==> flow/design.v <==
`timescale 1ns / 1ps
module FIR(
    input clk,
    input reset,
    input enable_fir,
    input signed [15:0] fir_data_in,
    output reg signed [31:0] fir_data_out 
    );
    reg signed [15:0] buff0, buff1, buff2, buff3, buff4, buff5, buff6, buff7, buff8, buff9, buff10, buff11, buff12, buff13, buff14;
    wire signed [15:0] tap0, tap1, tap2, tap3, tap4, tap5, tap6, tap7, tap8, tap9, tap10, tap11, tap12, tap13, tap14; 
    reg signed [31:0] acc0, acc1, acc2, acc3, acc4, acc5, acc6, acc7, acc8, acc9, acc10, acc11, acc12, acc13, acc14; 
    assign tap0 = 16'hfe64;
    assign tap1 = 16'hfc8a; 
    assign tap2 = 16'hfc04; 
    assign tap3 = 16'hff93; 
    assign tap4 = 16'h0883; 
    assign tap5 = 16'h14ef; 
    assign tap6 = 16'h1ff7; 
    assign tap7 = 16'h2463; 
    assign tap8 = 16'h1ff7; 
    assign tap9 = 16'h14ef;
    assign tap10 = 16'h0883; 
    assign tap11 = 16'hff93; 
    assign tap12 = 16'hfc04; 
    assign tap13 = 16'hfc8a; 
    assign tap14 = 16'hfe64;
	always @ (posedge clk)
        begin
            if(enable_fir == 1'b1)
                begin
                    buff0 <= fir_data_in;
                    acc0 <= tap0 * buff0;
                    buff1 <= buff0;  
                    acc1 <= tap1 * buff1;
                    buff2 <= buff1; 
                    acc2 <= tap2 * buff2;
                    buff3 <= buff2;     
                    acc3 <= tap3 * buff3;
                    buff4 <= buff3;  
                    acc4 <= tap4 * buff4;
                    buff5 <= buff4; 
                    acc5 <= tap5 * buff5;
                    buff6 <= buff5;  
                    acc6 <= tap6 * buff6;
                    buff7 <= buff6; 
                    acc7 <= tap7 * buff7;
                    buff8 <= buff7;  
                    acc8 <= tap8 * buff8;
                    buff9 <= buff8;     
                    acc9 <= tap9 * buff9;
                    buff10 <= buff9;   
                    acc10 <= tap10 * buff10;
                    buff11 <= buff10;    
                    acc11 <= tap11 * buff11;
                    buff12 <= buff11;    
                    acc12 <= tap12 * buff12;
                    buff13 <= buff12;  
                    acc13 <= tap13 * buff13;  
                    buff14 <= buff13;  
                    acc14 <= tap14 * buff14;  
                end
        end   
    always @ (posedge clk) 
        begin
            if (enable_fir == 1'b1)
                begin
                    fir_data_out <= acc0 + acc1 + acc2 + acc3 + acc4 + acc5 + acc6 + acc7 + acc8 + acc9 + acc10 + acc11 + acc12 + acc13 + acc14;
                end
        end 
endmodule
`timescale 1 ns / 1 ps
module AXIS_FIR_v1_0_S_AXIS #
    (
        parameter integer C_S_AXIS_TDATA_WIDTH	= 16
    )
    (
        input wire [3:0] s_axis_tkeep,
        output reg enable_fir,
        output reg [C_S_AXIS_TDATA_WIDTH-1 : 0] fir_data_in,
        input wire  S_AXIS_ACLK,
        input wire  S_AXIS_ARESETN,
        output wire  S_AXIS_TREADY,
        input wire [C_S_AXIS_TDATA_WIDTH-1 : 0] S_AXIS_TDATA,
        input wire [(C_S_AXIS_TDATA_WIDTH/8)-1 : 0] S_AXIS_TSTRB,
        input wire  S_AXIS_TLAST,
        input wire  S_AXIS_TVALID
    );
    function integer clogb2 (input integer bit_depth);
        begin
            for(clogb2=0; bit_depth>0; clogb2=clogb2+1)
                bit_depth = bit_depth >> 1;
        end
    endfunction
    localparam NUMBER_OF_INPUT_WORDS  = 8;
    localparam bit_num  = clogb2(NUMBER_OF_INPUT_WORDS-1);
    parameter [1:0] IDLE        = 1'b0,  
                    WRITE_FIFO  = 1'b1;  
    reg axis_tready;
    reg mst_exec_state; 
    genvar byte_index;   
    wire fifo_wren;
    reg fifo_full_flag;
    reg [bit_num-1:0] write_pointer;
    reg writes_done;
    assign S_AXIS_TREADY = axis_tready;
    always @ (posedge S_AXIS_ACLK) 
        begin  
            if (!S_AXIS_ARESETN) 
                begin
                  mst_exec_state <= IDLE;
                  axis_tready <= 1'b0;
                end  
            else
                case (mst_exec_state)
                    IDLE: 
                        if (S_AXIS_TVALID)
                            begin
                                mst_exec_state <= WRITE_FIFO;
                                axis_tready <= 1'b1;  
                            end
                        else
                            begin
                                mst_exec_state <= IDLE;
                                axis_tready <= 1'b0;  
                            end
                    WRITE_FIFO: 
                        if (writes_done)
                            begin
                                mst_exec_state <= IDLE;
                            end
                        else
                            begin
                                mst_exec_state <= WRITE_FIFO;
                            end
                endcase
        end
    always@(posedge S_AXIS_ACLK)
        begin
            if(!S_AXIS_ARESETN)
                begin
                    write_pointer <= 0;
                    writes_done <= 1'b0;
                end  
            else
                if (write_pointer <= NUMBER_OF_INPUT_WORDS-1)
                    begin
                        if (fifo_wren)
                            begin
                                write_pointer <= write_pointer + 1;
                                writes_done <= 1'b0;
                            end
                        if ((write_pointer == NUMBER_OF_INPUT_WORDS-1)|| S_AXIS_TLAST)
                            begin
                                writes_done <= 1'b1;
                            end
                    end  
        end
    assign fifo_wren = S_AXIS_TVALID && axis_tready;
    generate 
        for (byte_index=0; byte_index<= (C_S_AXIS_TDATA_WIDTH/8-1); byte_index=byte_index+1)
            begin:FIFO_GEN
                reg  [(C_S_AXIS_TDATA_WIDTH/4)-1:0] stream_data_fifo [0 : NUMBER_OF_INPUT_WORDS-1];
                always @ (posedge S_AXIS_ACLK)
                    begin
                        if (fifo_wren) 
                            begin
                                stream_data_fifo[write_pointer] <= S_AXIS_TDATA[(byte_index*8+7) -: 8];
                            end  
                    end  
            end		
    endgenerate
    always @ (posedge S_AXIS_ACLK)
        begin  
            if (!S_AXIS_ARESETN)
                begin 
                    enable_fir <= 1'b0;
                    fir_data_in <= 16'd0;
                end
            else if (fifo_wren)
                begin
                    enable_fir <= 1'b1;
                    fir_data_in <= S_AXIS_TDATA;
                end
            else 
                begin 
                    enable_fir <= enable_fir;
                    fir_data_in <= fir_data_in;
                end
        end  
endmodule
`timescale 1ns / 1ps
module AXIS_FIR_v1_0_M_AXIS #
    (
        parameter integer C_M_AXIS_TDATA_WIDTH	= 32,
        parameter integer C_M_START_COUNT	= 32
    )
	(
        output reg [3:0] m_axis_tkeep,
        input wire enable_fir,
        input wire [C_M_AXIS_TDATA_WIDTH-1 : 0] fir_data_out,
        input wire  M_AXIS_ACLK,
        input wire  M_AXIS_ARESETN,
        output wire  M_AXIS_TVALID,
        output wire [C_M_AXIS_TDATA_WIDTH-1 : 0] M_AXIS_TDATA,
        output wire [(C_M_AXIS_TDATA_WIDTH/8)-1 : 0] M_AXIS_TSTRB,
        output wire  M_AXIS_TLAST,
        input wire  M_AXIS_TREADY 
	);
	localparam NUMBER_OF_OUTPUT_WORDS = 8;                                               
	function integer clogb2 (input integer bit_depth);                                   
        begin                                                                              
            for(clogb2=0; bit_depth>0; clogb2=clogb2+1)                                      
                bit_depth = bit_depth >> 1;                                                    
        end                                                                                
	endfunction                                                                          
	localparam integer WAIT_COUNT_BITS = clogb2(C_M_START_COUNT-1);                      
	localparam bit_num  = clogb2(NUMBER_OF_OUTPUT_WORDS);                                
	parameter [1:0] IDLE          = 2'b00,  
	                INIT_COUNTER  = 2'b01,  
	                SEND_STREAM   = 2'b10;  
	reg [1:0] mst_exec_state;  
	reg [bit_num-1:0] read_pointer;                                                      
	reg [WAIT_COUNT_BITS-1 : 0] count;
	wire axis_tvalid;
	reg axis_tvalid_delay;
	wire axis_tlast;
	reg axis_tlast_delay;
	reg [C_M_AXIS_TDATA_WIDTH-1 : 0] stream_data_out;
	wire tx_en;
	reg tx_done;
	assign M_AXIS_TVALID = axis_tvalid_delay;
	assign M_AXIS_TDATA	 = stream_data_out;
	assign M_AXIS_TLAST	 = axis_tlast_delay;
	assign M_AXIS_TSTRB	 = {(C_M_AXIS_TDATA_WIDTH/8){1'b1}};
    always @(posedge M_AXIS_ACLK)                                             
        begin                                                                     
            if (!M_AXIS_ARESETN)                                                    
                begin                                                                 
                    mst_exec_state <= IDLE;                                             
                    count    <= 0;                                                      
                end                                                                   
            else                                                                    
                case (mst_exec_state)                                                 
                    IDLE:                                                               
                                mst_exec_state <= INIT_COUNTER;                              
                    INIT_COUNTER:                                                       
                        if (count == C_M_START_COUNT - 1)                               
                            begin                                                           
                                mst_exec_state <= SEND_STREAM;                               
                            end                                                             
                        else                                                              
                            begin                                                           
                                count <= count + 1;                                           
                                mst_exec_state <= INIT_COUNTER;                              
                            end                                                             
                    SEND_STREAM:                                                        
                        if (tx_done)                                                      
                            begin                                                           
                                mst_exec_state <= INIT_COUNTER;
                                count <= 0;                                     
                            end                                                             
                        else                                                              
                            begin                                                           
                                mst_exec_state <= SEND_STREAM;                                
                            end                                                             
                endcase                                                               
        end                                                                       
    assign axis_tvalid = (mst_exec_state != IDLE);
	assign axis_tlast = (read_pointer == NUMBER_OF_OUTPUT_WORDS-1);                                
    always @(posedge M_AXIS_ACLK)                                                                  
        begin                                                                                          
            if (!M_AXIS_ARESETN)                                                                         
                begin                                                                                      
                    axis_tvalid_delay <= 1'b0;                                                               
                    axis_tlast_delay <= 1'b0;                                                                
                end                                                                                        
            else                                                                                         
                begin                                                                                      
                    axis_tvalid_delay <= axis_tvalid;                                                        
                    axis_tlast_delay <= axis_tlast;                                                          
                end                                                                                        
        end                                                                                            
    always@(posedge M_AXIS_ACLK)                                               
        begin                                                                            
            if(!M_AXIS_ARESETN)                                                            
                begin                                                                        
                    read_pointer <= 0;                                                         
                    tx_done <= 1'b0;                                                           
                end                                                                          
            else                                                                           
            if (read_pointer <= NUMBER_OF_OUTPUT_WORDS-1)                                
                begin                                                                      
                    if (tx_en)                                                               
                        begin                                                                  
                            read_pointer <= read_pointer + 1;                                    
                            tx_done <= 1'b0;                                                     
                        end                                                                    
                end                                                                        
            else if (read_pointer == NUMBER_OF_OUTPUT_WORDS)                             
                begin                                                                      
                    tx_done <= 1'b1;   
                    read_pointer <= 0;  
                end                                                                        
        end                                                                              
	assign tx_en = M_AXIS_TREADY && axis_tvalid;   
    always @( posedge M_AXIS_ACLK )                  
        begin                                            
            if(!M_AXIS_ARESETN)                            
                begin                                        
                    stream_data_out <= 1;                      
                end                                          
            else if (tx_en) 
                begin                                        
                    stream_data_out <= fir_data_out;  
                end                                          
        end                                              
    always @ (posedge M_AXIS_ACLK)
        begin
            if (enable_fir == 1'b1 && M_AXIS_ARESETN == 1'b1)
                begin
                    m_axis_tkeep <= 4'hf;
                end
            else
                begin
                    m_axis_tkeep <= 4'h0;
                end
        end    
endmodule
`timescale 1 ns / 1 ps
module AXIS_FIR_v1_0 # 
    (
        parameter integer C_S_AXIS_TDATA_WIDTH	= 16,
        parameter integer C_M_AXIS_TDATA_WIDTH	= 32,
        parameter integer C_M_AXIS_START_COUNT	= 32
    )
    (
        input wire [3:0] s_axis_tkeep,
        output wire [3:0] m_axis_tkeep,
        input wire  s_axis_aclk,
        input wire  s_axis_aresetn,
        output wire  s_axis_tready,
        input wire [C_S_AXIS_TDATA_WIDTH-1 : 0] s_axis_tdata,
        input wire [(C_S_AXIS_TDATA_WIDTH/8)-1 : 0] s_axis_tstrb,
        input wire  s_axis_tlast,
        input wire  s_axis_tvalid,
        input wire  m_axis_aclk,
        input wire  m_axis_aresetn,
        output wire  m_axis_tvalid,
        output wire [C_M_AXIS_TDATA_WIDTH-1 : 0] m_axis_tdata,
        output wire [(C_M_AXIS_TDATA_WIDTH/8)-1 : 0] m_axis_tstrb,
        output wire  m_axis_tlast,
        input wire  m_axis_tready
    );
    wire [C_S_AXIS_TDATA_WIDTH-1 : 0] fir_data_in;
    wire [C_M_AXIS_TDATA_WIDTH-1 : 0] fir_data_out;
    wire enable_fir;
    AXIS_FIR_v1_0_S_AXIS # ( 
        .C_S_AXIS_TDATA_WIDTH(C_S_AXIS_TDATA_WIDTH)
    ) AXIS_FIR_v1_0_S_AXIS_inst (
        .s_axis_tkeep(s_axis_tkeep),
        .enable_fir(enable_fir),
        .fir_data_in(fir_data_in),
        .S_AXIS_ACLK(s_axis_aclk),
        .S_AXIS_ARESETN(s_axis_aresetn),
        .S_AXIS_TREADY(s_axis_tready),
        .S_AXIS_TDATA(s_axis_tdata),
        .S_AXIS_TSTRB(s_axis_tstrb),
        .S_AXIS_TLAST(s_axis_tlast),
        .S_AXIS_TVALID(s_axis_tvalid)
    );
    AXIS_FIR_v1_0_M_AXIS # ( 
        .C_M_AXIS_TDATA_WIDTH(C_M_AXIS_TDATA_WIDTH),
        .C_M_START_COUNT(C_M_AXIS_START_COUNT)
    ) AXIS_FIR_v1_0_M_AXIS_inst (
        .m_axis_tkeep(m_axis_tkeep),
        .enable_fir(enable_fir),
        .fir_data_out(fir_data_out),
        .M_AXIS_ACLK(s_axis_aclk),
        .M_AXIS_ARESETN(s_axis_aresetn),
        .M_AXIS_TVALID(m_axis_tvalid),
        .M_AXIS_TDATA(m_axis_tdata),
        .M_AXIS_TSTRB(m_axis_tstrb),
        .M_AXIS_TLAST(m_axis_tlast),
        .M_AXIS_TREADY(m_axis_tready)
    );
    FIR LPF_FIR_inst (
        .clk(s_axis_aclk),
        .reset(s_axis_aresetn),
        .enable_fir(enable_fir),
        .fir_data_in(fir_data_in),  
        .fir_data_out(fir_data_out)  
    );
endmodule
### Tool chain data of AXIS_FIR_v1_0

Tool output for the design above, in the order of the flow.
Lines are those of the file above, counted from 1.
Library cell names are shortened.
Not given: --

* design top: AXIS_FIR_v1_0
* clock port: s_axis_aclk
* cell library: sky130hd
* timing corner: tt_025C_1v80

### After elaboration

Counts by Yosys on the flattened word-level netlist (proc, flatten, opt, wreduce; memories kept). Register bits leave out memories and registers merged into their read ports (data or address). Print and check cells are left out. Cells with the same type and inputs are merged into one.

* add/subtract/negate cells: 17
* multiply operators: 15
* $lt $le $gt $ge: 2
* eq/ne operators: 9
* multiplexer cells: 18
* bitwise operators: 1
* reductions and logical operators: 14

Operator list (number)
* 14-bit by 16-bit multiplier with 30-bit output (first input constant): 4
* 8-bit by 16-bit multiplier with 24-bit output (first input constant): 4
* 13-bit by 16-bit multiplier with 29-bit output (first input constant): 2
* 10-bit by 16-bit multiplier with 26-bit output (first input constant): 2
* 15-bit by 16-bit multiplier with 31-bit output (first input constant): 1
* 9-bit by 16-bit multiplier with 25-bit output (first input constant): 2
* 32-bit adder: 14
* 4-bit 2-to-1 mux: 4
* 5-bit case mux with 2-bit select: 1
* 5-bit 2-to-1 mux: 2
* 2-bit nonzero test: 4
* 1-bit 2-to-1 mux: 7
* 2-bit AND reduction: 3
* 2-bit case mux with 3-bit select: 1
* 5-bit by 1-bit adder with 5-bit output (second input constant): 1
* 5-bit == test (second input constant): 1
* 2-bit inequality test (second input constant): 2
* 4-bit by 1-bit adder with 4-bit output (second input constant): 1
* 4-bit by 3-bit <= comparator with 1-bit output (second input constant): 1
* 4-bit by 3-bit == test with 1-bit output (second input constant): 1
* 4-bit == test (second input constant): 1
* 2-bit 2-to-1 mux: 2
* 1-bit logical AND: 3
* 3-bit by 1-bit adder with 3-bit output (second input constant): 1
* 3-bit <= comparator (second input constant): 1
* 3-bit == test (second input constant): 1
* 3-bit AND reduction: 1
* 3-bit nonzero test: 1

Other operator kinds: 7; their cells: 7.

* register bits after elaboration: 815
* input port bits: 29
* output and inout bits: 43
* cells after elaboration: 121

### Depth

Longest topological path by Yosys (ltp), each cell counted once; first at word level (registers and memories cut), then after technology mapping (sequential cells cut; the memories' decode and read muxes count).

* depth after elaboration: 14
* ABC_AREA: 1
* mapped depth: 24
* gate-level depth less buffers: 24

### Netlist

Yosys stat after the flow's synthesis: flattened, memories mapped to cells. It holds for the ABC_AREA given above (unset counts as 0); a run with the other value may have another netlist.
The area totals of this step are shown rounded.

* cells in the netlist: 9506
* cell area after synthesis: 88000 sq um
* sequential part of the area: 21000 sq um
* flip-flops: 717

Cells by type
* fa_1: number 1137, area in all 2.28E+04 sq um
* edfxtp_1: number 647, area in all 1.94E+04 sq um
* ha_1: number 1288, area in all 1.61E+04 sq um
* inv_1: number 2576, area in all 9.67E+03 sq um
* nand2_1: number 1508, area in all 5.66E+03 sq um
* xor2_1: number 238, area in all 2.08E+03 sq um
* nor2_1: number 530, area in all 1.99E+03 sq um
* a21oi_1: number 391, area in all 1.96E+03 sq um
* nand3_1: number 318, area in all 1.59E+03 sq um
* dfxtp_1: number 70, area in all 1.4E+03 sq um
* o21ai_0: number 259, area in all 1.3E+03 sq um
* nand4_1: number 143, area in all 894.608 sq um
* xnor2_1: number 81, area in all 709.43 sq um
* o21bai_1: number 45, area in all 337.824 sq um
* a21o_1: number 31, area in all 232.723 sq um
* nor2_2: number 30, area in all 187.68 sq um
* nand2_2: number 27, area in all 168.912 sq um
* nor3_1: number 32, area in all 160.154 sq um

Not listed: further types 32, cells in them 155.

### Path before layout

Path of least setup slack by OpenSTA after synthesis, without wires, with an ideal clock, recovery checks aside; 20% of the period is set as input and as output delay. Where synthesis merged equal registers, the netlist keeps one of their names.

* kind: reg2reg
* from: register AXIS_FIR_v1_0_S_AXIS_inst.enable_fir
* to: register LPF_FIR_inst.acc0[10]
* period: 8000 ps
* arrival time: 14485 ps
* required time: 6919 ps
* slack: -7566 ps
* delay of the path: 15566 ps
* driving pins on the path: 1
* buffers on the path: 0
* synthesis period reached: 15566 ps

"delay of the path" is the arrival time less input delay plus setup time.
"driving pins on the path" counts driving pins, that of a launching flip-flop among them; a cell with two outputs on the path counts twice.
"synthesis period reached" is the clock period less the worst setup slack; recovery checks do not enter. This is arithmetic on one report: input and output delays are still those of the set period (20% each).
A register here has more assigning lines than the two given.

* cell sequence: dfxtp_1
* cells in the longest elaborated chain: 0
* elaborated cells between the ends (all ways): 0
* RTL lines with such cells: 0

RTL lines, path post-synthesis
* from (decl): RTL line 78 `output reg enable_fir,`
* from (assign): RTL line 176 `enable_fir <= 1'b0;`
* from (assign): RTL line 186 `enable_fir <= enable_fir;`
* to (assign): RTL line 32 `acc0 <= tap0 * buff0;`
* to (decl): RTL line 11 `reg signed [31:0] acc0, acc1, acc2, acc3, acc4, acc5, acc6, acc7, acc8, acc9, acc10, acc11, acc12, acc13, acc1 ...`

### Worst path after layout

From the final timing report of flow run 1: the path of least setup slack in the routed layout; clock arrival at registers is part of the times.
The path's times are printed in steps of 10 ps; the period is the one set.

* kind: reg2reg
* from: register (name not given)
* to: register LPF_FIR_inst.fir_data_out[28]
* period: 8000 ps
* arrival time: 6870 ps
* required time: 8550 ps
* slack: 1680 ps
* driving pins on the path: 16
* buffers on the path: 0

* cell sequence: edfxtp_1 > inv_1 > fa_1 > inv_1 > fa_1 > fa_1 > fa_1 > fa_1 > fa_1 > ha_1 > a21oi_1 > o21ai_0 > a21oi_1 > nand3_1 > nand2_1 > nand2_1

RTL lines, path post-layout
* to (assign): RTL line 67 `fir_data_out <= acc0 + acc1 + acc2 + acc3 + acc4 + acc5 + acc6 + acc7 + acc8 + acc9 + acc10 + acc11 + acc12 + ...`
* to (decl): RTL line 7 `output reg signed [31:0] fir_data_out`

No chain of elaborated cells between the ends is given.

Add stored flow runs of AXIS_FIR_v1_0

Measured results for AXIS_FIR_v1_0: 4 stored runs of the Yosys and OpenROAD flow on sky130hd. The settings differ; the order carries no meaning. The constraints put input and output delay at 20% of the set period each and load the outputs with 0.01 pF.
"clock period achieved": clock period set for the run, less the worst setup slack. It is reckoned from that one timing run; input and output delays stay at 20% of the period that was set.
"time on the worst setup path" means the part of the period allowed to the worst setup path (the constraints hold back 20% at inputs and 20% at outputs) less its slack; where the path has registers, the arrival times of their clocks count too.
"time on the worst setup path" is given in steps of 10 ps.
The measured numbers are rounded.

### Flow run 1

==> flow/run.sh <==
#!/bin/bash
# the make line also repeats the synthesis and layout settings of config.mk as NAME=value (left out here)
make -C /OpenROAD-flow-scripts/flow DESIGN_CONFIG=/design/flow/config.mk WORK_HOME=/design/flow/orfs CLKGATE_MAP_FILE= finish
==> flow/config.mk <==
export PLATFORM = sky130hd
export DESIGN_NAME = AXIS_FIR_v1_0
export DESIGN_NICKNAME = AXIS_FIR_v1_0
export VERILOG_FILES = /design/flow/design.v
export SDC_FILE = /design/flow/constraint.sdc
export NUM_CORES = 4
export LEC_CHECK = 0
export ABC_AREA = 1
export CAP_MARGIN = 15
export CORE_MARGIN = 2
export CORE_UTILIZATION = 40
export MAX_ROUTING_LAYER = met4
export MIN_ROUTING_LAYER = met2
export SETUP_SLACK_MARGIN = -0.36
export SLEW_MARGIN = 20
==> flow/constraint.sdc <==
create_clock -name core_clock -period 8.0 [get_ports {s_axis_aclk}]
set_input_delay 1.6000 -clock core_clock [delete_from_list [all_inputs] [get_ports {s_axis_aclk}]]
set_output_delay 1.6000 -clock core_clock [all_outputs]
set_load 0.01 [all_outputs]

Results of flow run 1:
- Standard-cell area after routing: 96000 sq um
- Worst setup slack after layout: 1700 ps
- Chip area after synthesis (Yosys): 88000 sq um
- Time on the worst setup path: 6320 ps
- Critical path type: reg2reg
- Clock period achieved: 6320 ps
- Overall die area: 220000 sq um
- Utilization in the final report: 44%
- Summed negative setup slack: 0 ps
- Worst hold slack in the final report: 430 ps

### Flow run 2

==> flow/run.sh <==
#!/bin/bash
# the make line also repeats the synthesis and layout settings of config.mk as NAME=value (left out here)
make -C /OpenROAD-flow-scripts/flow DESIGN_CONFIG=/design/flow/config.mk WORK_HOME=/design/flow/orfs CLKGATE_MAP_FILE= finish
==> flow/config.mk <==
export PLATFORM = sky130hd
export DESIGN_NAME = AXIS_FIR_v1_0
export DESIGN_NICKNAME = AXIS_FIR_v1_0
export VERILOG_FILES = /design/flow/design.v
export SDC_FILE = /design/flow/constraint.sdc
export NUM_CORES = 4
export LEC_CHECK = 0
export CAP_MARGIN = 20
export CORE_ASPECT_RATIO = 0.53
export CORE_MARGIN = 2
export CORE_UTILIZATION = 32
export GPL_ROUTABILITY_DRIVEN = 1
export HOLD_SLACK_MARGIN = 0.28
export MAX_ROUTING_LAYER = met5
export MIN_ROUTING_LAYER = met2
export PLACE_DENSITY_LB_ADDON = 0.24
export SLEW_MARGIN = 30
==> flow/constraint.sdc <==
create_clock -name core_clock -period 4.49 [get_ports {s_axis_aclk}]
set_input_delay 0.8980 -clock core_clock [delete_from_list [all_inputs] [get_ports {s_axis_aclk}]]
set_output_delay 0.8980 -clock core_clock [all_outputs]
set_load 0.01 [all_outputs]

Results of flow run 2:
- Standard-cell area after routing: 110000 sq um
- Worst setup slack after layout: -1900 ps
- Chip area after synthesis (Yosys): 81000 sq um
- Time on the worst setup path: 6340 ps
- Critical path type: reg2reg
- Clock period achieved: 6345 ps
- Overall die area: 260000 sq um
- Utilization in the final report: 42%
- Summed negative setup slack: -130000 ps
- Worst hold slack in the final report: 430 ps

### Flow run 3

==> flow/run.sh <==
#!/bin/bash
# the make line also repeats the synthesis and layout settings of config.mk as NAME=value (left out here)
make -C /OpenROAD-flow-scripts/flow DESIGN_CONFIG=/design/flow/config.mk WORK_HOME=/design/flow/orfs CLKGATE_MAP_FILE= finish
==> flow/config.mk <==
export PLATFORM = sky130hd
export DESIGN_NAME = AXIS_FIR_v1_0
export DESIGN_NICKNAME = AXIS_FIR_v1_0
export VERILOG_FILES = /design/flow/design.v
export SDC_FILE = /design/flow/constraint.sdc
export NUM_CORES = 4
export LEC_CHECK = 0
export CAP_MARGIN = 5
export CELL_PAD_IN_SITES_GLOBAL_PLACEMENT = 3
export CORE_ASPECT_RATIO = 0.87
export CORE_MARGIN = 5
export CORE_UTILIZATION = 40
export GPL_TIMING_DRIVEN = 0
export MAX_ROUTING_LAYER = met4
export MIN_ROUTING_LAYER = met2
export PLACE_DENSITY_LB_ADDON = 0.03
export SLEW_MARGIN = 30
==> flow/constraint.sdc <==
create_clock -name core_clock -period 8.96 [get_ports {s_axis_aclk}]
set_input_delay 1.7920 -clock core_clock [delete_from_list [all_inputs] [get_ports {s_axis_aclk}]]
set_output_delay 1.7920 -clock core_clock [all_outputs]
set_load 0.01 [all_outputs]

Results of flow run 3:
- Standard-cell area after routing: 89000 sq um
- Worst setup slack after layout: 1300 ps
- Chip area after synthesis (Yosys): 81000 sq um
- Time on the worst setup path: 7680 ps
- Critical path type: reg2reg
- Clock period achieved: 7677 ps
- Overall die area: 210000 sq um
- Utilization in the final report: 44%
- Summed negative setup slack: 0 ps
- Worst hold slack in the final report: 430 ps

### Flow run 4

==> flow/run.sh <==
#!/bin/bash
# the make line also repeats the synthesis and layout settings of config.mk as NAME=value (left out here)
make -C /OpenROAD-flow-scripts/flow DESIGN_CONFIG=/design/flow/config.mk WORK_HOME=/design/flow/orfs CLKGATE_MAP_FILE= finish
==> flow/config.mk <==
export PLATFORM = sky130hd
export DESIGN_NAME = AXIS_FIR_v1_0
export DESIGN_NICKNAME = AXIS_FIR_v1_0
export VERILOG_FILES = /design/flow/design.v
export SDC_FILE = /design/flow/constraint.sdc
export NUM_CORES = 4
export LEC_CHECK = 0
export CAP_MARGIN = 5
export CELL_PAD_IN_SITES_GLOBAL_PLACEMENT = 3
export CORE_ASPECT_RATIO = 0.78
export CORE_MARGIN = 5
export CORE_UTILIZATION = 40
export GPL_TIMING_DRIVEN = 0
export SLEW_MARGIN = 20
==> flow/constraint.sdc <==
create_clock -name core_clock -period 8.0 [get_ports {s_axis_aclk}]
set_input_delay 1.6000 -clock core_clock [delete_from_list [all_inputs] [get_ports {s_axis_aclk}]]
set_output_delay 1.6000 -clock core_clock [all_outputs]
set_load 0.01 [all_outputs]

Results of flow run 4:
- Standard-cell area after routing: 89000 sq um
- Worst setup slack after layout: 250 ps
- Chip area after synthesis (Yosys): 81000 sq um
- Time on the worst setup path: 7750 ps
- Critical path type: reg2reg
- Clock period achieved: 7752 ps
- Overall die area: 210000 sq um
- Utilization in the final report: 44%
- Summed negative setup slack: 0 ps
- Worst hold slack in the final report: 430 ps
